==> flow/design.v <==
module PE_16( 
  input         clock, 
  input  [7:0]  io_in_a, 
  input  [7:0] io_in_b, 
  input  [15:0] io_in_d, 
  output [7:0]  io_out_a,
  output [7:0] io_out_b, 
  output [15:0] io_out_c,
  input         io_in_control_propagate, 
  output        io_out_control_propagate 
);
  wire [7:0] _T_36;    
  wire [7:0] _T_37;    
  wire [15:0] _T_38;   
  wire [15:0] _T_39;   
  wire [15:0] _GEN_20; 
  wire [15:0] _T_40; 
  wire [15:0] _T_41; 
  wire [15:0] _T_78; 
  wire [15:0] _T_79; 
  wire [15:0] _GEN_1; 
  wire [15:0] _GEN_13; 
  wire  _T_99; 
  wire [18:0] _GEN_25; 
  assign _T_36 = io_in_b;  
  assign _T_37 = $signed(_T_36);
  assign _T_38 = $signed(_T_37) * $signed(io_in_a); 
  assign _GEN_20 = _T_38; 
  assign _T_40 = $signed(_GEN_20) + $signed(_T_39); 
  assign _T_41 = $signed(_T_40); 
  assign io_out_a = io_in_a; 											
  assign io_out_b = io_in_b; 											
  assign io_out_control_propagate = io_in_control_propagate;			
double_buffer uutDB(.clock(clock),.io_in_control_propagate(io_in_control_propagate),.io_in_d(io_in_d),.io_in_c(_T_41),.c_fb(_T_39),.c_out(io_out_c)
    );
endmodule
module double_buffer(
input clock,
input io_in_control_propagate, 
input [15:0]io_in_d, 
input [15:0]io_in_c, 
output [15:0] c_fb,  
output [15:0] c_out 
    );
reg [15:0] c1_s; 
reg [15:0] c2_s;
always @(posedge clock) 
begin
 if (io_in_control_propagate)
	  begin
        c1_s <= io_in_d;
      end 
 else 
      begin
        c1_s <= io_in_c;
      end
if (!io_in_control_propagate) 
	  begin
        c2_s <= io_in_d;
      end 
 else 
	  begin
        c2_s <= io_in_c;
	  end
end
assign c_fb =io_in_control_propagate?c2_s:c1_s;
assign c_out=!io_in_control_propagate?c2_s:c1_s;
endmodule
module Tile( 
  input         clock, 
  input  [7:0]  io_in_a_0, 
  input  [7:0] io_in_b_0, 
  input  [15:0] io_in_d_0, 
  input         io_in_control_0_propagate, 
  output [7:0]  io_out_a_0, 
  output [15:0] io_out_c_0, 
  output [7:0] io_out_b_0, 
  output        io_out_control_0_propagate
);
  wire  tile_0_0_clock; 
  wire [7:0] tile_0_0_io_in_a; 
  wire [7:0] tile_0_0_io_in_b;
  wire [15:0] tile_0_0_io_in_d;
  wire [7:0] tile_0_0_io_out_a;
  wire [7:0] tile_0_0_io_out_b; 
  wire [15:0] tile_0_0_io_out_c; 
  wire  tile_0_0_io_in_control_propagate; 
  wire  tile_0_0_io_out_control_propagate;
  PE_16 tile_0_0 ( 
    .clock(tile_0_0_clock),
    .io_in_a(tile_0_0_io_in_a),
    .io_in_b(tile_0_0_io_in_b),
    .io_in_d(tile_0_0_io_in_d),
    .io_out_a(tile_0_0_io_out_a),
    .io_out_b(tile_0_0_io_out_b),
    .io_out_c(tile_0_0_io_out_c),
    .io_in_control_propagate(tile_0_0_io_in_control_propagate),
    .io_out_control_propagate(tile_0_0_io_out_control_propagate)
  );
  assign io_out_a_0 = tile_0_0_io_out_a; 
  assign io_out_c_0 = tile_0_0_io_out_c; 
  assign io_out_b_0 = tile_0_0_io_out_b; 
  assign io_out_control_0_propagate = tile_0_0_io_out_control_propagate;
  assign tile_0_0_clock = clock;
  assign tile_0_0_io_in_a = io_in_a_0; 
  assign tile_0_0_io_in_b = io_in_b_0; 
  assign tile_0_0_io_in_d = io_in_d_0; 
  assign tile_0_0_io_in_control_propagate = io_in_control_0_propagate; 
 endmodule
module Mesh( 
  input         clock, 
  input  [7:0]  io_in_a_0_0, 
  input  [7:0]  io_in_a_1_0, 
  input  [7:0]  io_in_a_2_0, 
  input  [7:0]  io_in_a_3_0, 
  input  [7:0]  io_in_d_0_0, 
  input  [7:0]  io_in_d_1_0, 
  input  [7:0]  io_in_d_2_0, 
  input  [7:0]  io_in_d_3_0, 
  input  [15:0]  io_in_b_0_0, 
  input  [15:0]  io_in_b_1_0, 
  input  [15:0]  io_in_b_2_0, 
  input  [15:0]  io_in_b_3_0, 
  input         io_in_control_0_0_propagate, 
  input         io_in_control_1_0_propagate, 
  input         io_in_control_2_0_propagate, 
  input         io_in_control_3_0_propagate, 
  output reg [15:0] io_out_c_0_0, 
  output reg [15:0] io_out_c_1_0, 
  output reg [15:0] io_out_c_2_0, 
  output reg [15:0] io_out_c_3_0
 );
  wire  mesh_0_0_clock; 		  			
  wire [7:0] mesh_0_0_io_in_a_0;  			
  wire [7:0] mesh_0_0_io_in_b_0; 			
  wire [15:0] mesh_0_0_io_in_d_0; 			
  wire  mesh_0_0_io_in_control_0_propagate; 
  wire [7:0] mesh_0_0_io_out_a_0; 			
  wire [15:0] mesh_0_0_io_out_c_0;			
  wire [7:0] mesh_0_0_io_out_b_0;			
  wire  mesh_0_0_io_out_control_0_propagate;
  wire  mesh_0_1_clock; 
  wire [7:0] mesh_0_1_io_in_a_0; 
  wire [7:0] mesh_0_1_io_in_b_0;
  wire [15:0] mesh_0_1_io_in_d_0;
  wire  mesh_0_1_io_in_control_0_propagate; 
  wire [7:0] mesh_0_1_io_out_a_0; 
  wire [15:0] mesh_0_1_io_out_c_0;
  wire [7:0] mesh_0_1_io_out_b_0;
  wire  mesh_0_1_io_out_control_0_propagate; 
  wire  mesh_0_2_clock; 			
  wire [7:0] mesh_0_2_io_in_a_0; 	
  wire [7:0] mesh_0_2_io_in_b_0; 	
  wire [15:0] mesh_0_2_io_in_d_0; 	
  wire  mesh_0_2_io_in_control_0_propagate; 
  wire [7:0] mesh_0_2_io_out_a_0; 
  wire [15:0] mesh_0_2_io_out_c_0;
  wire [7:0] mesh_0_2_io_out_b_0;
  wire  mesh_0_2_io_out_control_0_propagate; 
  wire  mesh_0_3_clock; 		 
  wire [7:0] mesh_0_3_io_in_a_0; 
  wire [7:0] mesh_0_3_io_in_b_0;
  wire [15:0] mesh_0_3_io_in_d_0;
  wire  mesh_0_3_io_in_control_0_propagate; 
  wire [7:0] mesh_0_3_io_out_a_0; 
  wire [15:0] mesh_0_3_io_out_c_0;
  wire [7:0] mesh_0_3_io_out_b_0;
  wire  mesh_0_3_io_out_control_0_propagate; 
  wire  mesh_1_0_clock;
  wire [7:0] mesh_1_0_io_in_a_0; 
  wire [7:0] mesh_1_0_io_in_b_0;
  wire [15:0] mesh_1_0_io_in_d_0;
  wire  mesh_1_0_io_in_control_0_propagate; 
  wire [7:0] mesh_1_0_io_out_a_0; 
  wire [15:0] mesh_1_0_io_out_c_0;
  wire [7:0] mesh_1_0_io_out_b_0;
  wire  mesh_1_0_io_out_control_0_propagate;
  wire  mesh_1_1_clock; 		 
  wire [7:0] mesh_1_1_io_in_a_0; 
  wire [7:0] mesh_1_1_io_in_b_0;
  wire [15:0] mesh_1_1_io_in_d_0;
  wire  mesh_1_1_io_in_control_0_propagate; 
  wire [7:0] mesh_1_1_io_out_a_0; 			
  wire [15:0] mesh_1_1_io_out_c_0;			
  wire [7:0] mesh_1_1_io_out_b_0;			
  wire  mesh_1_1_io_out_control_0_propagate;
  wire  mesh_1_2_clock; 
  wire [7:0] mesh_1_2_io_in_a_0; 
  wire [7:0] mesh_1_2_io_in_b_0;
  wire [15:0] mesh_1_2_io_in_d_0;
  wire  mesh_1_2_io_in_control_0_propagate; 
  wire [7:0] mesh_1_2_io_out_a_0; 
  wire [15:0] mesh_1_2_io_out_c_0;
  wire [7:0] mesh_1_2_io_out_b_0;
  wire  mesh_1_2_io_out_control_0_propagate;
  wire  mesh_1_3_clock; 		 
  wire [7:0] mesh_1_3_io_in_a_0; 
  wire [7:0] mesh_1_3_io_in_b_0;
  wire [15:0] mesh_1_3_io_in_d_0;
  wire  mesh_1_3_io_in_control_0_propagate; 
  wire [7:0] mesh_1_3_io_out_a_0; 
  wire [15:0] mesh_1_3_io_out_c_0;
  wire [7:0] mesh_1_3_io_out_b_0;
  wire  mesh_1_3_io_out_control_0_propagate;
  wire  mesh_2_0_clock; 
  wire [7:0] mesh_2_0_io_in_a_0; 
  wire [7:0] mesh_2_0_io_in_b_0;
  wire [15:0] mesh_2_0_io_in_d_0;
  wire  mesh_2_0_io_in_control_0_propagate; 
  wire [7:0] mesh_2_0_io_out_a_0; 			
  wire [15:0] mesh_2_0_io_out_c_0;			
  wire [7:0] mesh_2_0_io_out_b_0;			
  wire  mesh_2_0_io_out_control_0_propagate;
  wire  mesh_2_1_clock;						
  wire [7:0] mesh_2_1_io_in_a_0; 			
  wire [7:0] mesh_2_1_io_in_b_0;			
  wire [15:0] mesh_2_1_io_in_d_0;			
  wire  mesh_2_1_io_in_control_0_propagate; 
  wire [7:0] mesh_2_1_io_out_a_0; 			
  wire [15:0] mesh_2_1_io_out_c_0;			
  wire [7:0] mesh_2_1_io_out_b_0;			
  wire  mesh_2_1_io_out_control_0_propagate;
  wire  mesh_2_2_clock; 		 			
  wire [7:0] mesh_2_2_io_in_a_0; 			
  wire [7:0] mesh_2_2_io_in_b_0;			
  wire [15:0] mesh_2_2_io_in_d_0;			
  wire  mesh_2_2_io_in_control_0_propagate; 
  wire [7:0] mesh_2_2_io_out_a_0; 			
  wire [15:0] mesh_2_2_io_out_c_0;			
  wire [7:0] mesh_2_2_io_out_b_0;			
  wire  mesh_2_2_io_out_control_0_propagate;
  wire  mesh_2_3_clock; 		 			
  wire [7:0] mesh_2_3_io_in_a_0; 			
  wire [7:0] mesh_2_3_io_in_b_0;			
  wire [15:0] mesh_2_3_io_in_d_0;			
  wire  mesh_2_3_io_in_control_0_propagate; 
  wire [7:0] mesh_2_3_io_out_a_0; 			
  wire [15:0] mesh_2_3_io_out_c_0;			
  wire [7:0] mesh_2_3_io_out_b_0;			
  wire  mesh_2_3_io_out_control_0_propagate;
  wire  mesh_3_0_clock;			 
  wire [7:0] mesh_3_0_io_in_a_0; 
  wire [7:0] mesh_3_0_io_in_b_0;
  wire [15:0] mesh_3_0_io_in_d_0;
  wire  mesh_3_0_io_in_control_0_propagate; 
  wire [7:0] mesh_3_0_io_out_a_0; 
  wire [15:0] mesh_3_0_io_out_c_0;
  wire [7:0] mesh_3_0_io_out_b_0;
  wire  mesh_3_0_io_out_control_0_propagate;
  wire  mesh_3_1_clock; 		 
  wire [7:0] mesh_3_1_io_in_a_0; 
  wire [7:0] mesh_3_1_io_in_b_0;
  wire [15:0] mesh_3_1_io_in_d_0;
  wire  mesh_3_1_io_in_control_0_propagate; 
  wire [7:0] mesh_3_1_io_out_a_0; 
  wire [15:0] mesh_3_1_io_out_c_0;
  wire [7:0] mesh_3_1_io_out_b_0;
  wire  mesh_3_1_io_out_control_0_propagate;
  wire  mesh_3_2_clock; 
  wire [7:0] mesh_3_2_io_in_a_0; 
  wire [7:0] mesh_3_2_io_in_b_0;
  wire [15:0] mesh_3_2_io_in_d_0;
  wire  mesh_3_2_io_in_control_0_propagate; 
  wire [7:0] mesh_3_2_io_out_a_0; 
  wire [15:0] mesh_3_2_io_out_c_0;
  wire [7:0] mesh_3_2_io_out_b_0;
  wire  mesh_3_2_io_out_control_0_propagate;
  wire  mesh_3_3_clock;
  wire [7:0] mesh_3_3_io_in_a_0; 
  wire [7:0] mesh_3_3_io_in_b_0;
  wire [15:0] mesh_3_3_io_in_d_0;
  wire  mesh_3_3_io_in_control_0_propagate; 
  wire [7:0] mesh_3_3_io_out_a_0; 
  wire [15:0] mesh_3_3_io_out_c_0;
  wire [7:0] mesh_3_3_io_out_b_0;
  wire  mesh_3_3_io_out_control_0_propagate;
  reg [7:0] _T_1_0; 
  reg [7:0] _T_2_0; 
  reg [7:0] _T_3_0; 
  reg [7:0] _T_4_0; 
  reg [7:0] _T_10_0;
  reg [7:0] _T_11_0;
  reg [7:0] _T_12_0; 
  reg [7:0] _T_13_0; 
  reg [7:0] _T_19_0; 
  reg [7:0] _T_20_0; 
  reg [7:0] _T_21_0; 
  reg [7:0] _T_22_0; 
  reg [7:0] _T_28_0;  
  reg [7:0] _T_29_0;  
  reg [7:0] _T_30_0;  
  reg [7:0] _T_31_0;  
  reg [7:0]  _T_74_0;
  reg [7:0]  _T_75_0; 
  reg [7:0]  _T_76_0; 
  reg [7:0]  _T_77_0; 
  reg [7:0]  _T_84_0;
  reg [7:0]  _T_85_0; 
  reg [7:0]  _T_86_0; 
  reg [7:0]  _T_87_0; 
  reg [7:0]  _T_94_0; 
  reg [7:0]  _T_95_0; 
  reg [7:0]  _T_96_0; 
  reg [7:0]  _T_97_0; 
  reg [7:0]  _T_98_0; 
  reg [7:0]  _T_99_0; 
  reg [7:0]  _T_100_0;
  reg [7:0]  _T_101_0; 
  reg [7:0]  _T_104_0; 
  reg [7:0]  _T_105_0; 
  reg [7:0]  _T_106_0; 
  reg [7:0]  _T_107_0; 
  reg [15:0] _T_154_0;
  reg [15:0] _T_155_0; 
  reg [15:0] _T_156_0; 
  reg [15:0] _T_157_0; 
  reg [15:0] _T_164_0; 
  reg [15:0] _T_165_0;
  reg [15:0] _T_166_0;
  reg [15:0] _T_167_0;
  reg [15:0] _T_174_0; 
  reg [15:0] _T_175_0;
  reg [15:0] _T_176_0;
  reg [15:0] _T_177_0;
  reg [15:0] _T_184_0; 
  reg [15:0] _T_185_0;
  reg [15:0] _T_186_0;
  reg [15:0] _T_187_0;
  reg  _T_236; 
  reg  _T_239; 
  reg  _T_242; 
  reg  _T_245; 
  reg  _T_262; 
  reg  _T_265; 
  reg  _T_268; 
  reg  _T_271; 
  reg  _T_288; 
  reg  _T_291; 
  reg  _T_294; 
  reg  _T_297; 
  reg  _T_314; 
  reg  _T_317; 
  reg  _T_320; 
  reg  _T_323; 
  Tile mesh_0_0 ( 
    .clock(mesh_0_0_clock),
    .io_in_a_0(mesh_0_0_io_in_a_0),
    .io_in_b_0(mesh_0_0_io_in_b_0),
    .io_in_d_0(mesh_0_0_io_in_d_0),
    .io_in_control_0_propagate(mesh_0_0_io_in_control_0_propagate),
    .io_out_a_0(mesh_0_0_io_out_a_0),
    .io_out_c_0(mesh_0_0_io_out_c_0),
    .io_out_b_0(mesh_0_0_io_out_b_0),
    .io_out_control_0_propagate(mesh_0_0_io_out_control_0_propagate)
  );
  Tile mesh_0_1 ( 
    .clock(mesh_0_1_clock),
    .io_in_a_0(mesh_0_1_io_in_a_0),
    .io_in_b_0(mesh_0_1_io_in_b_0),
    .io_in_d_0(mesh_0_1_io_in_d_0),
    .io_in_control_0_propagate(mesh_0_1_io_in_control_0_propagate),
    .io_out_a_0(mesh_0_1_io_out_a_0),
    .io_out_c_0(mesh_0_1_io_out_c_0),
    .io_out_b_0(mesh_0_1_io_out_b_0),
    .io_out_control_0_propagate(mesh_0_1_io_out_control_0_propagate)
  );
  Tile mesh_0_2 ( 
    .clock(mesh_0_2_clock),
    .io_in_a_0(mesh_0_2_io_in_a_0),
    .io_in_b_0(mesh_0_2_io_in_b_0),
    .io_in_d_0(mesh_0_2_io_in_d_0),
    .io_in_control_0_propagate(mesh_0_2_io_in_control_0_propagate),
    .io_out_a_0(mesh_0_2_io_out_a_0),
    .io_out_c_0(mesh_0_2_io_out_c_0),
    .io_out_b_0(mesh_0_2_io_out_b_0),
    .io_out_control_0_propagate(mesh_0_2_io_out_control_0_propagate)
  );
  Tile mesh_0_3 (
    .clock(mesh_0_3_clock),
    .io_in_a_0(mesh_0_3_io_in_a_0),
    .io_in_b_0(mesh_0_3_io_in_b_0),
    .io_in_d_0(mesh_0_3_io_in_d_0),
    .io_in_control_0_propagate(mesh_0_3_io_in_control_0_propagate),
    .io_out_a_0(mesh_0_3_io_out_a_0),
    .io_out_c_0(mesh_0_3_io_out_c_0),
    .io_out_b_0(mesh_0_3_io_out_b_0),
    .io_out_control_0_propagate(mesh_0_3_io_out_control_0_propagate)
  );
   Tile mesh_1_0 ( 
    .clock(mesh_1_0_clock),
    .io_in_a_0(mesh_1_0_io_in_a_0),
    .io_in_b_0(mesh_1_0_io_in_b_0),
    .io_in_d_0(mesh_1_0_io_in_d_0),
    .io_in_control_0_propagate(mesh_1_0_io_in_control_0_propagate),
    .io_out_a_0(mesh_1_0_io_out_a_0),
    .io_out_c_0(mesh_1_0_io_out_c_0),
    .io_out_b_0(mesh_1_0_io_out_b_0),
    .io_out_control_0_propagate(mesh_1_0_io_out_control_0_propagate)
  );
  Tile mesh_1_1 ( 
    .clock(mesh_1_1_clock),
    .io_in_a_0(mesh_1_1_io_in_a_0),
    .io_in_b_0(mesh_1_1_io_in_b_0),
    .io_in_d_0(mesh_1_1_io_in_d_0),
    .io_in_control_0_propagate(mesh_1_1_io_in_control_0_propagate),
    .io_out_a_0(mesh_1_1_io_out_a_0),
    .io_out_c_0(mesh_1_1_io_out_c_0),
    .io_out_b_0(mesh_1_1_io_out_b_0),
    .io_out_control_0_propagate(mesh_1_1_io_out_control_0_propagate)
     );
  Tile mesh_1_2 ( 
    .clock(mesh_1_2_clock),
    .io_in_a_0(mesh_1_2_io_in_a_0),
    .io_in_b_0(mesh_1_2_io_in_b_0),
    .io_in_d_0(mesh_1_2_io_in_d_0),
    .io_in_control_0_propagate(mesh_1_2_io_in_control_0_propagate),
    .io_out_a_0(mesh_1_2_io_out_a_0),
    .io_out_c_0(mesh_1_2_io_out_c_0),
    .io_out_b_0(mesh_1_2_io_out_b_0),
    .io_out_control_0_propagate(mesh_1_2_io_out_control_0_propagate)
      );
  Tile mesh_1_3 ( 
    .clock(mesh_1_3_clock),
    .io_in_a_0(mesh_1_3_io_in_a_0),
    .io_in_b_0(mesh_1_3_io_in_b_0),
    .io_in_d_0(mesh_1_3_io_in_d_0),
    .io_in_control_0_propagate(mesh_1_3_io_in_control_0_propagate),
    .io_out_a_0(mesh_1_3_io_out_a_0),
    .io_out_c_0(mesh_1_3_io_out_c_0),
    .io_out_b_0(mesh_1_3_io_out_b_0),
    .io_out_control_0_propagate(mesh_1_3_io_out_control_0_propagate)
      );
   Tile mesh_2_0 ( 
    .clock(mesh_2_0_clock),
    .io_in_a_0(mesh_2_0_io_in_a_0),
    .io_in_b_0(mesh_2_0_io_in_b_0),
    .io_in_d_0(mesh_2_0_io_in_d_0),
    .io_in_control_0_propagate(mesh_2_0_io_in_control_0_propagate),
    .io_out_a_0(mesh_2_0_io_out_a_0),
    .io_out_c_0(mesh_2_0_io_out_c_0),
    .io_out_b_0(mesh_2_0_io_out_b_0),
    .io_out_control_0_propagate(mesh_2_0_io_out_control_0_propagate)
     );
  Tile mesh_2_1 ( 
    .clock(mesh_2_1_clock),
    .io_in_a_0(mesh_2_1_io_in_a_0),
    .io_in_b_0(mesh_2_1_io_in_b_0),
    .io_in_d_0(mesh_2_1_io_in_d_0),
    .io_in_control_0_propagate(mesh_2_1_io_in_control_0_propagate),
    .io_out_a_0(mesh_2_1_io_out_a_0),
    .io_out_c_0(mesh_2_1_io_out_c_0),
    .io_out_b_0(mesh_2_1_io_out_b_0),
    .io_out_control_0_propagate(mesh_2_1_io_out_control_0_propagate)
     );
  Tile mesh_2_2 (
    .clock(mesh_2_2_clock),
    .io_in_a_0(mesh_2_2_io_in_a_0),
    .io_in_b_0(mesh_2_2_io_in_b_0),
    .io_in_d_0(mesh_2_2_io_in_d_0),
    .io_in_control_0_propagate(mesh_2_2_io_in_control_0_propagate),
    .io_out_a_0(mesh_2_2_io_out_a_0),
    .io_out_c_0(mesh_2_2_io_out_c_0),
    .io_out_b_0(mesh_2_2_io_out_b_0),
    .io_out_control_0_propagate(mesh_2_2_io_out_control_0_propagate)
     );
  Tile mesh_2_3 ( 
    .clock(mesh_2_3_clock),
    .io_in_a_0(mesh_2_3_io_in_a_0),
    .io_in_b_0(mesh_2_3_io_in_b_0),
    .io_in_d_0(mesh_2_3_io_in_d_0),
    .io_in_control_0_propagate(mesh_2_3_io_in_control_0_propagate),
    .io_out_a_0(mesh_2_3_io_out_a_0),
    .io_out_c_0(mesh_2_3_io_out_c_0),
    .io_out_b_0(mesh_2_3_io_out_b_0),
    .io_out_control_0_propagate(mesh_2_3_io_out_control_0_propagate)
     );
    Tile mesh_3_0 ( 
    .clock(mesh_3_0_clock),
    .io_in_a_0(mesh_3_0_io_in_a_0),
    .io_in_b_0(mesh_3_0_io_in_b_0),
    .io_in_d_0(mesh_3_0_io_in_d_0),
    .io_in_control_0_propagate(mesh_3_0_io_in_control_0_propagate),
    .io_out_a_0(mesh_3_0_io_out_a_0),
    .io_out_c_0(mesh_3_0_io_out_c_0),
    .io_out_b_0(mesh_3_0_io_out_b_0),
    .io_out_control_0_propagate(mesh_3_0_io_out_control_0_propagate)
  );
  Tile mesh_3_1 ( 
    .clock(mesh_3_1_clock),
    .io_in_a_0(mesh_3_1_io_in_a_0),
    .io_in_b_0(mesh_3_1_io_in_b_0),
    .io_in_d_0(mesh_3_1_io_in_d_0),
    .io_in_control_0_propagate(mesh_3_1_io_in_control_0_propagate),
    .io_out_a_0(mesh_3_1_io_out_a_0),
    .io_out_c_0(mesh_3_1_io_out_c_0),
    .io_out_b_0(mesh_3_1_io_out_b_0),
    .io_out_control_0_propagate(mesh_3_1_io_out_control_0_propagate)
  );
  Tile mesh_3_2 ( 
    .clock(mesh_3_2_clock),
    .io_in_a_0(mesh_3_2_io_in_a_0),
    .io_in_b_0(mesh_3_2_io_in_b_0),
    .io_in_d_0(mesh_3_2_io_in_d_0),
    .io_in_control_0_propagate(mesh_3_2_io_in_control_0_propagate),
    .io_out_a_0(mesh_3_2_io_out_a_0),
    .io_out_c_0(mesh_3_2_io_out_c_0),
    .io_out_b_0(mesh_3_2_io_out_b_0),
    .io_out_control_0_propagate(mesh_3_2_io_out_control_0_propagate)
  );
  Tile mesh_3_3 ( 
    .clock(mesh_3_3_clock),
    .io_in_a_0(mesh_3_3_io_in_a_0),
    .io_in_b_0(mesh_3_3_io_in_b_0),
    .io_in_d_0(mesh_3_3_io_in_d_0),
    .io_in_control_0_propagate(mesh_3_3_io_in_control_0_propagate),
    .io_out_a_0(mesh_3_3_io_out_a_0),
    .io_out_c_0(mesh_3_3_io_out_c_0),
    .io_out_b_0(mesh_3_3_io_out_b_0),
    .io_out_control_0_propagate(mesh_3_3_io_out_control_0_propagate)
   );
always @(posedge clock) begin
  io_out_c_0_0 <= mesh_3_0_io_out_c_0; 
  io_out_c_1_0 <= mesh_3_1_io_out_c_0; 
  io_out_c_2_0 <= mesh_3_2_io_out_c_0; 
  io_out_c_3_0 <= mesh_3_3_io_out_c_0; 
end
  assign mesh_0_0_clock = clock; 	  
  assign mesh_0_0_io_in_a_0 = _T_1_0; 
  assign mesh_0_0_io_in_b_0 = _T_74_0;
  assign mesh_0_0_io_in_d_0 = _T_154_0; 
  assign mesh_0_0_io_in_control_0_propagate = _T_236; 
  assign mesh_0_1_clock = clock; 		
  assign mesh_0_1_io_in_a_0 = _T_2_0; 	
  assign mesh_0_1_io_in_b_0 = _T_84_0; 
  assign mesh_0_1_io_in_d_0 = _T_164_0;
  assign mesh_0_1_io_in_control_0_propagate = _T_262; 
  assign mesh_0_2_clock = clock; 		
  assign mesh_0_2_io_in_a_0 = _T_3_0; 	
  assign mesh_0_2_io_in_b_0 = _T_94_0; 
  assign mesh_0_2_io_in_d_0 = _T_174_0;
  assign mesh_0_2_io_in_control_0_propagate = _T_288; 
  assign mesh_0_3_clock = clock; 		
  assign mesh_0_3_io_in_a_0 = _T_4_0; 	
  assign mesh_0_3_io_in_b_0 = _T_104_0;
  assign mesh_0_3_io_in_d_0 = _T_184_0;
  assign mesh_0_3_io_in_control_0_propagate = _T_314; 
  assign mesh_1_0_clock = clock; 		
  assign mesh_1_0_io_in_a_0 = _T_10_0; 	
  assign mesh_1_0_io_in_b_0 = _T_75_0; 	
  assign mesh_1_0_io_in_d_0 = _T_155_0; 
  assign mesh_1_0_io_in_control_0_propagate = _T_239; 
  assign mesh_1_1_clock = clock; 		
  assign mesh_1_1_io_in_a_0 = _T_11_0; 
  assign mesh_1_1_io_in_b_0 = _T_85_0; 
  assign mesh_1_1_io_in_d_0 = _T_165_0;
  assign mesh_1_1_io_in_control_0_propagate = _T_265; 
  assign mesh_1_2_clock = clock; 		
  assign mesh_1_2_io_in_a_0 = _T_12_0; 
  assign mesh_1_2_io_in_b_0 = _T_95_0; 
  assign mesh_1_2_io_in_d_0 = _T_175_0;
  assign mesh_1_2_io_in_control_0_propagate = _T_291; 
  assign mesh_1_3_clock = clock; 		
  assign mesh_1_3_io_in_a_0 = _T_13_0; 
  assign mesh_1_3_io_in_b_0 = _T_105_0;
  assign mesh_1_3_io_in_d_0 = _T_185_0;
  assign mesh_1_3_io_in_control_0_propagate = _T_317; 
  assign mesh_2_0_clock = clock; 		
  assign mesh_2_0_io_in_a_0 = _T_19_0; 
  assign mesh_2_0_io_in_b_0 = _T_76_0; 
  assign mesh_2_0_io_in_d_0 = _T_156_0;
  assign mesh_2_0_io_in_control_0_propagate = _T_242; 
  assign mesh_2_1_clock = clock; 		
  assign mesh_2_1_io_in_a_0 = _T_20_0; 
  assign mesh_2_1_io_in_b_0 = _T_86_0; 
  assign mesh_2_1_io_in_d_0 = _T_166_0;
  assign mesh_2_1_io_in_control_0_propagate = _T_268; 
  assign mesh_2_2_clock = clock; 		
  assign mesh_2_2_io_in_a_0 = _T_21_0; 
  assign mesh_2_2_io_in_b_0 = _T_96_0; 
  assign mesh_2_2_io_in_d_0 = _T_176_0;
  assign mesh_2_2_io_in_control_0_propagate = _T_294; 
  assign mesh_2_3_clock = clock; 		
  assign mesh_2_3_io_in_a_0 = _T_22_0; 
  assign mesh_2_3_io_in_b_0 = _T_106_0;
  assign mesh_2_3_io_in_d_0 = _T_186_0;
  assign mesh_2_3_io_in_control_0_propagate = _T_320; 
  assign mesh_3_0_clock = clock; 		
  assign mesh_3_0_io_in_a_0 = _T_28_0; 
  assign mesh_3_0_io_in_b_0 = _T_77_0; 
  assign mesh_3_0_io_in_d_0 = _T_157_0;
  assign mesh_3_0_io_in_control_0_propagate = _T_245; 
  assign mesh_3_1_clock = clock; 		
  assign mesh_3_1_io_in_a_0 = _T_29_0; 
  assign mesh_3_1_io_in_b_0 = _T_87_0; 
  assign mesh_3_1_io_in_d_0 = _T_167_0;
  assign mesh_3_1_io_in_control_0_propagate = _T_271; 
  assign mesh_3_2_clock = clock; 		
  assign mesh_3_2_io_in_a_0 = _T_30_0; 
  assign mesh_3_2_io_in_b_0 = _T_97_0; 
  assign mesh_3_2_io_in_d_0 = _T_177_0;
  assign mesh_3_2_io_in_control_0_propagate = _T_297; 
  assign mesh_3_3_clock = clock; 		
  assign mesh_3_3_io_in_a_0 = _T_31_0; 
  assign mesh_3_3_io_in_b_0 = _T_107_0;
  assign mesh_3_3_io_in_d_0 = _T_187_0;
  assign mesh_3_3_io_in_control_0_propagate = _T_323; 
  always @(posedge clock) begin
    _T_1_0 <= io_in_a_0_0;
    _T_2_0 <= mesh_0_0_io_out_a_0;
    _T_3_0 <= mesh_0_1_io_out_a_0;
    _T_4_0 <= mesh_0_2_io_out_a_0;
    _T_10_0 <= io_in_a_1_0;
    _T_11_0 <= mesh_1_0_io_out_a_0;
    _T_12_0 <= mesh_1_1_io_out_a_0;
    _T_13_0 <= mesh_1_2_io_out_a_0;
    _T_19_0 <= io_in_a_2_0;
    _T_20_0 <= mesh_2_0_io_out_a_0;
    _T_21_0 <= mesh_2_1_io_out_a_0;
    _T_22_0 <= mesh_2_2_io_out_a_0;
    _T_28_0 <= io_in_a_3_0;;
    _T_29_0 <= mesh_3_0_io_out_a_0;
    _T_30_0 <= mesh_3_1_io_out_a_0;
    _T_31_0 <= mesh_3_2_io_out_a_0;
    _T_74_0 <= io_in_d_0_0;
    _T_75_0 <= mesh_0_0_io_out_b_0;
    _T_76_0 <= mesh_1_0_io_out_b_0;
    _T_77_0 <= mesh_2_0_io_out_b_0;
    _T_84_0 <= io_in_d_1_0;
    _T_85_0 <= mesh_0_1_io_out_b_0;
    _T_86_0 <= mesh_1_1_io_out_b_0;
    _T_87_0 <= mesh_2_1_io_out_b_0;
    _T_94_0 <=  io_in_d_2_0;
    _T_95_0 <= mesh_0_2_io_out_b_0;
    _T_96_0 <= mesh_1_2_io_out_b_0;
    _T_97_0 <= mesh_2_2_io_out_b_0;
    _T_104_0 <= io_in_d_3_0;
    _T_105_0 <= mesh_0_3_io_out_b_0;
    _T_106_0 <= mesh_1_3_io_out_b_0;
    _T_107_0 <= mesh_2_3_io_out_b_0;
    _T_154_0 <= io_in_b_0_0;
    _T_155_0 <= mesh_0_0_io_out_c_0;
    _T_156_0 <= mesh_1_0_io_out_c_0;
    _T_157_0 <= mesh_2_0_io_out_c_0;
    _T_164_0 <= io_in_b_1_0;
    _T_165_0 <= mesh_0_1_io_out_c_0;
    _T_166_0 <= mesh_1_1_io_out_c_0;
    _T_167_0 <= mesh_2_1_io_out_c_0;
    _T_174_0 <= io_in_b_2_0;
    _T_175_0 <= mesh_0_2_io_out_c_0;
    _T_176_0 <= mesh_1_2_io_out_c_0;
    _T_177_0 <= mesh_2_2_io_out_c_0;
    _T_184_0 <= io_in_b_3_0;
    _T_185_0 <= mesh_0_3_io_out_c_0;
    _T_186_0 <= mesh_1_3_io_out_c_0;
    _T_187_0 <= mesh_2_3_io_out_c_0;
    _T_236 <= io_in_control_0_0_propagate;
    _T_239 <= mesh_0_0_io_out_control_0_propagate;
    _T_242 <= mesh_1_0_io_out_control_0_propagate;
    _T_245 <= mesh_2_0_io_out_control_0_propagate;
	_T_262 <=io_in_control_1_0_propagate;
    _T_265 <= mesh_0_1_io_out_control_0_propagate;
    _T_268 <= mesh_1_1_io_out_control_0_propagate;
    _T_271 <= mesh_2_1_io_out_control_0_propagate;
    _T_288 <=  io_in_control_2_0_propagate;
    _T_291 <= mesh_0_2_io_out_control_0_propagate;
    _T_294 <= mesh_1_2_io_out_control_0_propagate;
    _T_297 <= mesh_2_2_io_out_control_0_propagate;
    _T_314 <= io_in_control_3_0_propagate;
    _T_317 <= mesh_0_3_io_out_control_0_propagate;
    _T_320 <= mesh_1_3_io_out_control_0_propagate;
    _T_323 <= mesh_2_3_io_out_control_0_propagate;
  end
endmodule
Tool chain data of Mesh:

Tool output for the design above, in the order of the flow.
Lines are those of the file above, counted from 1.
Operators: Yosys type, input widths -> output width; for muxes data width and select width s.
Library cell names are shortened.
A cell with - has no value.

* design top: Mesh
* clock port: clock
* cell library: sky130hd
* library corner: tt_025C_1v80

Word-level counts:

Source: Yosys, flattened and elaborated, memories not mapped. Widths are those after wreduce; folded enables and synchronous resets count as part of the registers. Registers that Yosys merges into a memory's read port (data or address) are not register bits. Print and check cells do not count. Equal cells are merged and count once.

* input bits: 133
* output and inout bits: 64
* word-level cells: 196
* bits in registers: 1104

* multiplexer cells: 64
* multiply operators: 16
* $add $sub $neg: 16

Operator list (count)
* $mul 8x8->16: 16
* $mux 16: 64
* $add 16x16->16: 16

Logic depth:

Yosys ltp: most cells in a row. Word level: on the elaborated netlist, between registers, memories and ports. Mapped: between sequential cells and ports; inverters and the memories' decode and read muxes count.

* depth after elaboration: 3
* ABC_AREA: 0
* gate-level depth with buffers: 20
* gate-level depth less buffers: 17

Netlist:

Yosys stat after the flow's synthesis: flattened, memories mapped to cells. It holds for the ABC_AREA given above (unset counts as 0); a run with the other value may have another netlist.
The area totals of this step are shown rounded.

Cell types
* fa_1: count 1136, total area 2.27E+04 µm²
* dfxtp_1: count 1104, total area 2.21E+04 µm²
* ha_1: count 592, total area 7.41E+03 µm²
* mux2_2: count 621, total area 6.99E+03 µm²
* inv_1: count 1151, total area 4.32E+03 µm²
* and2_1: count 512, total area 3.2E+03 µm²
* mux2i_1: count 224, total area 2242.15 µm²
* nand2_1: count 591, total area 2.22E+03 µm²
* xnor2_1: count 204, total area 1.79E+03 µm²
* a21oi_1: count 181, total area 905.869 µm²
* xor2_1: count 100, total area 875.84 µm²
* nor2_1: count 198, total area 743.213 µm²
* o21ai_0: count 110, total area 550.528 µm²
* clkbuf_1: count 105, total area 394.128 µm²
* o21bai_1: count 48, total area 360.346 µm²
* a21o_1: count 47, total area 352.838 µm²
* o21ba_4: count 16, total area 260.25 µm²
* a211oi_1: count 32, total area 240.23 µm²

Other cell types: 20; their cells: 298.

* synthesis area: 0.08 mm²
* flip-flops: 1104
* cells in the netlist: 7270
* buffer cells: 146
* area of sequential cells: 0.022 mm²

The figures by module come from a second, unflattened synthesis with its own total; it is not the netlist above.

* cells (unflattened synthesis): 7360
* area (unflattened synthesis): 0.088 mm²

Each row is one instance without its submodules.

Modules
* PE_16: times used 16, area 0.003 mm², cells 320, sequential area 0 mm²
* double_buffer: times used 16, area 0.0017 mm², cells 103, sequential area 0.00064 mm²
* Mesh: times used 1, area 0.012 mm², cells 592, sequential area 0.012 mm²
* Tile: times used 16, area 0 mm², cells 0, sequential area 0 mm²

Worst setup path after synthesis:

Path of least setup slack by OpenSTA after synthesis, without wires, with an ideal clock, recovery checks aside; 20% of the period is set as input and as output delay. Where synthesis merged equal registers, the netlist keeps one of their names.

* kind: register -> register
* start: reg _T_239
* end: reg mesh_1_0.tile_0_0.uutDB.c2_s[14]
* setup time: 0.120 ns
* data required time: 5.080 ns
* stages: 21
* clock period: 5.2 ns
* arrival: 5.198 ns
* time at the first pin: 0.000 ns
* slack: -0.118 ns
* buffers on the path: 3
* delay of the path: 5.318 ns
* period reached after synthesis: 5.318 ns

"delay of the path" = arrival - input delay + setup time.
"stages" counts driving pins, that of a launching flip-flop among them; a cell with two outputs on the path counts twice.
"period reached after synthesis" is the clock period less the worst setup slack; recovery checks do not enter. This is arithmetic on one report: input and output delays are still those of the set period (20% each).
Between the ends stands the longest chain of elaborated cells between them, by number of cells; it is not shown to be the way that was timed. Of several equally long chains one is given.
Each line given opens the expression or statement behind the cell; cells for indexed reads and writes are added by Yosys, which also makes memories of some case tables.

* cells stage by stage: dfxtp_1 > clkbuf_1 > clkbuf_1 > buf_2 > mux2i_1 > fa_1 > inv_1 > fa_1 > ha_1 > inv_1 > fa_1 > inv_1 > ha_1 > ha_1 > fa_1 > a21o_1 > a21oi_2 > o21ba_4 > o211ai_2 > and4b_1 > a211o_1
* cells in the longest elaborated chain: 3
* elaborated cells on any way between the ends: 3
* source lines of those cells: 3
* classes of those cells: add/sub (1); mux (2)

RTL lines, path after synthesis
* start: declaration: line 330 `reg  _T_239;`
* start: assignment: line 657 `_T_239 <= mesh_0_0_io_out_control_0_propagate;`
* $mux 16: line 66 `assign c_fb =io_in_control_propagate?c2_s:c1_s;`
* $add 16x16->16: line 29 `assign _T_40 = $signed(_GEN_20) + $signed(_T_39);`
* $mux 16: line 57 `if (!io_in_control_propagate)`
* end: assignment: line 59 `c2_s <= io_in_d;`
* end: assignment: line 63 `c2_s <= io_in_c;`
* end: declaration: line 46 `reg [15:0] c2_s;`

Worst path after layout:

Path of least setup slack in the final report of flow run 1 (OpenROAD, finished layout, wires in). Where an end is a register, its clock arrival counts in the times.

* kind: register -> register
* start: reg _T_84_0[7]
* end: reg mesh_0_1.tile_0_0.uutDB.c1_s[15]
* slack: 0.82 ns
* clock period: 6.51 ns
* setup time: 0.08 ns
* data required time: 7.20 ns
* buffers on the path: 0
* time at the first pin: 0.78 ns
* stages: 16
* arrival: 6.37 ns

Between the ends stands the longest chain of elaborated cells between them, by number of cells; it is not shown to be the way that was timed. Of several equally long chains one is given.

* cells stage by stage: dfxtp_1 > and2_1 > inv_1 > fa_1 > inv_1 > fa_1 > fa_1 > fa_1 > fa_1 > ha_1 > o21ai_0 > o21bai_1 > o2111ai_1 > a21o_1 > and3_1 > o31ai_1
* cells in the longest elaborated chain: 3
* elaborated cells on any way between the ends: 3
* source lines of those cells: 3
* classes of those cells: add/sub (1); mul (1); mux (1)

RTL lines, path post-layout
* start: declaration: line 297 `reg [7:0]  _T_84_0;`
* start: assignment: line 628 `_T_84_0 <= io_in_d_1_0;`
* $mul 8x8->16: line 27 `assign _T_38 = $signed(_T_37) * $signed(io_in_a);`
* $add 16x16->16: line 29 `assign _T_40 = $signed(_GEN_20) + $signed(_T_39);`
* $mux 16: line 49 `if (io_in_control_propagate)`
* end: assignment: line 51 `c1_s <= io_in_d;`
* end: assignment: line 55 `c1_s <= io_in_c;`
* end: declaration: line 45 `reg [15:0] c1_s;`

Lab notebook: Mesh

6 stored runs of Mesh in the flow (synthesis by Yosys, layout by OpenROAD, sky130hd cells), in arbitrary order. Constraints: input delay and output delay 20% of the set period each, output load 0.01 pF.
"period reached" is the run's clock period less its worst setup slack. It is reckoned from that one timing run; input and output delays stay at 20% of the period that was set.
"worst path time": the worst setup path's part of the clock period (all of it between registers, 20% less for each end at a port) less its slack. A launch clock that arrives late makes it longer, a capture clock that arrives late makes it shorter.
Measured values are rounded.

### Flow run 1

Settings: `CORE_ASPECT_RATIO=0.52`, `CORE_UTILIZATION=20`, `CTS_CLUSTER_SIZE=40`, `PLACE_DENSITY_LB_ADDON=0.27`, `SETUP_SLACK_MARGIN=0.29`, `SLEW_MARGIN=35`, `period_ns=6.51`, `CAP_MARGIN=20`, `CORE_MARGIN=2`

- Worst hold slack: 0.40 ns
- Netlist area reported by Yosys: 0.08 mm²
- Standard-cell area after layout: 0.093 mm²
- Setup slack of the worst path: 0.82 ns
- Worst path time: 5.69 ns
- Kind of the worst setup path: register -> register
- Die outline area: 0.4 mm²
- Period reached: 5.687 ns

### Flow run 2

Settings: `CELL_PAD_IN_SITES_DETAIL_PLACEMENT=1`, `CELL_PAD_IN_SITES_GLOBAL_PLACEMENT=1`, `CORE_ASPECT_RATIO=0.99`, `CORE_MARGIN=5`, `CORE_UTILIZATION=57`, `CTS_CLUSTER_DIAMETER=254`, `GPL_ROUTABILITY_DRIVEN=1`, `PLACE_DENSITY=0.75`, `SETUP_SLACK_MARGIN=2.02`, `period_ns=8.56`, `CAP_MARGIN=20`, `SLEW_MARGIN=20`

- Worst hold slack: 0.38 ns
- Netlist area reported by Yosys: 0.08 mm²
- Standard-cell area after layout: 0.088 mm²
- Setup slack of the worst path: 2.9 ns
- Worst path time: 5.61 ns
- Kind of the worst setup path: register -> register
- Die outline area: 0.15 mm²
- Period reached: 5.615 ns

### Flow run 3

Settings: `ABC_AREA=1`, `CELL_PAD_IN_SITES_DETAIL_PLACEMENT=2`, `CELL_PAD_IN_SITES_GLOBAL_PLACEMENT=1`, `CTS_CLUSTER_SIZE=87`, `HOLD_SLACK_MARGIN=0.18`, `MAX_ROUTING_LAYER=met4`, `PLACE_DENSITY=0.46`, `SLEW_MARGIN=30`, `period_ns=5.2`, `CAP_MARGIN=20`, `CORE_MARGIN=2`, `CORE_UTILIZATION=40`

- Worst hold slack: 0.36 ns
- Netlist area reported by Yosys: 0.084 mm²
- Standard-cell area after layout: 0.094 mm²
- Setup slack of the worst path: 0.28 ns
- Worst path time: 4.92 ns
- Kind of the worst setup path: register -> register
- Die outline area: 0.21 mm²
- Period reached: 4.918 ns

### Flow run 4

Settings: `ABC_AREA=1`, `CAP_MARGIN=15`, `CELL_PAD_IN_SITES_DETAIL_PLACEMENT=1`, `CELL_PAD_IN_SITES_GLOBAL_PLACEMENT=1`, `CORE_ASPECT_RATIO=0.82`, `CORE_MARGIN=4`, `CTS_CLUSTER_SIZE=87`, `GPL_TIMING_DRIVEN=0`, `MAX_ROUTING_LAYER=met5`, `MIN_ROUTING_LAYER=met2`, `PLACE_DENSITY=0.46`, `SLEW_MARGIN=30`, `TNS_END_PERCENT=85`, `period_ns=5.2`, `CORE_UTILIZATION=40`

- Worst hold slack: 0.34 ns
- Netlist area reported by Yosys: 0.084 mm²
- Standard-cell area after layout: 0.095 mm²
- Setup slack of the worst path: 0.18 ns
- Worst path time: 5.02 ns
- Kind of the worst setup path: register -> register
- Die outline area: 0.22 mm²
- Period reached: 5.016 ns

### Flow run 5

Settings: `ABC_AREA=1`, `MAX_ROUTING_LAYER=met4`, `SLEW_MARGIN=30`, `period_ns=5.2`, `CAP_MARGIN=20`, `CORE_MARGIN=2`, `CORE_UTILIZATION=40`

- Worst hold slack: 0.36 ns
- Netlist area reported by Yosys: 0.084 mm²
- Standard-cell area after layout: 0.093 mm²
- Setup slack of the worst path: 0.25 ns
- Worst path time: 4.95 ns
- Kind of the worst setup path: register -> register
- Die outline area: 0.21 mm²
- Period reached: 4.949 ns

### Flow run 6

Settings: `ABC_AREA=0`, `CAP_MARGIN=15`, `CELL_PAD_IN_SITES_DETAIL_PLACEMENT=0`, `CORE_UTILIZATION=22`, `CTS_CLUSTER_DIAMETER=218`, `PLACE_DENSITY_LB_ADDON=0.14`, `SETUP_SLACK_MARGIN=1.46`, `period_ns=7.84`, `CORE_MARGIN=2`, `SLEW_MARGIN=20`

- Worst hold slack: 0.40 ns
- Netlist area reported by Yosys: 0.08 mm²
- Standard-cell area after layout: 0.093 mm²
- Setup slack of the worst path: 2.3 ns
- Worst path time: 5.49 ns
- Kind of the worst setup path: register -> register
- Die outline area: 0.37 mm²
- Period reached: 5.492 ns
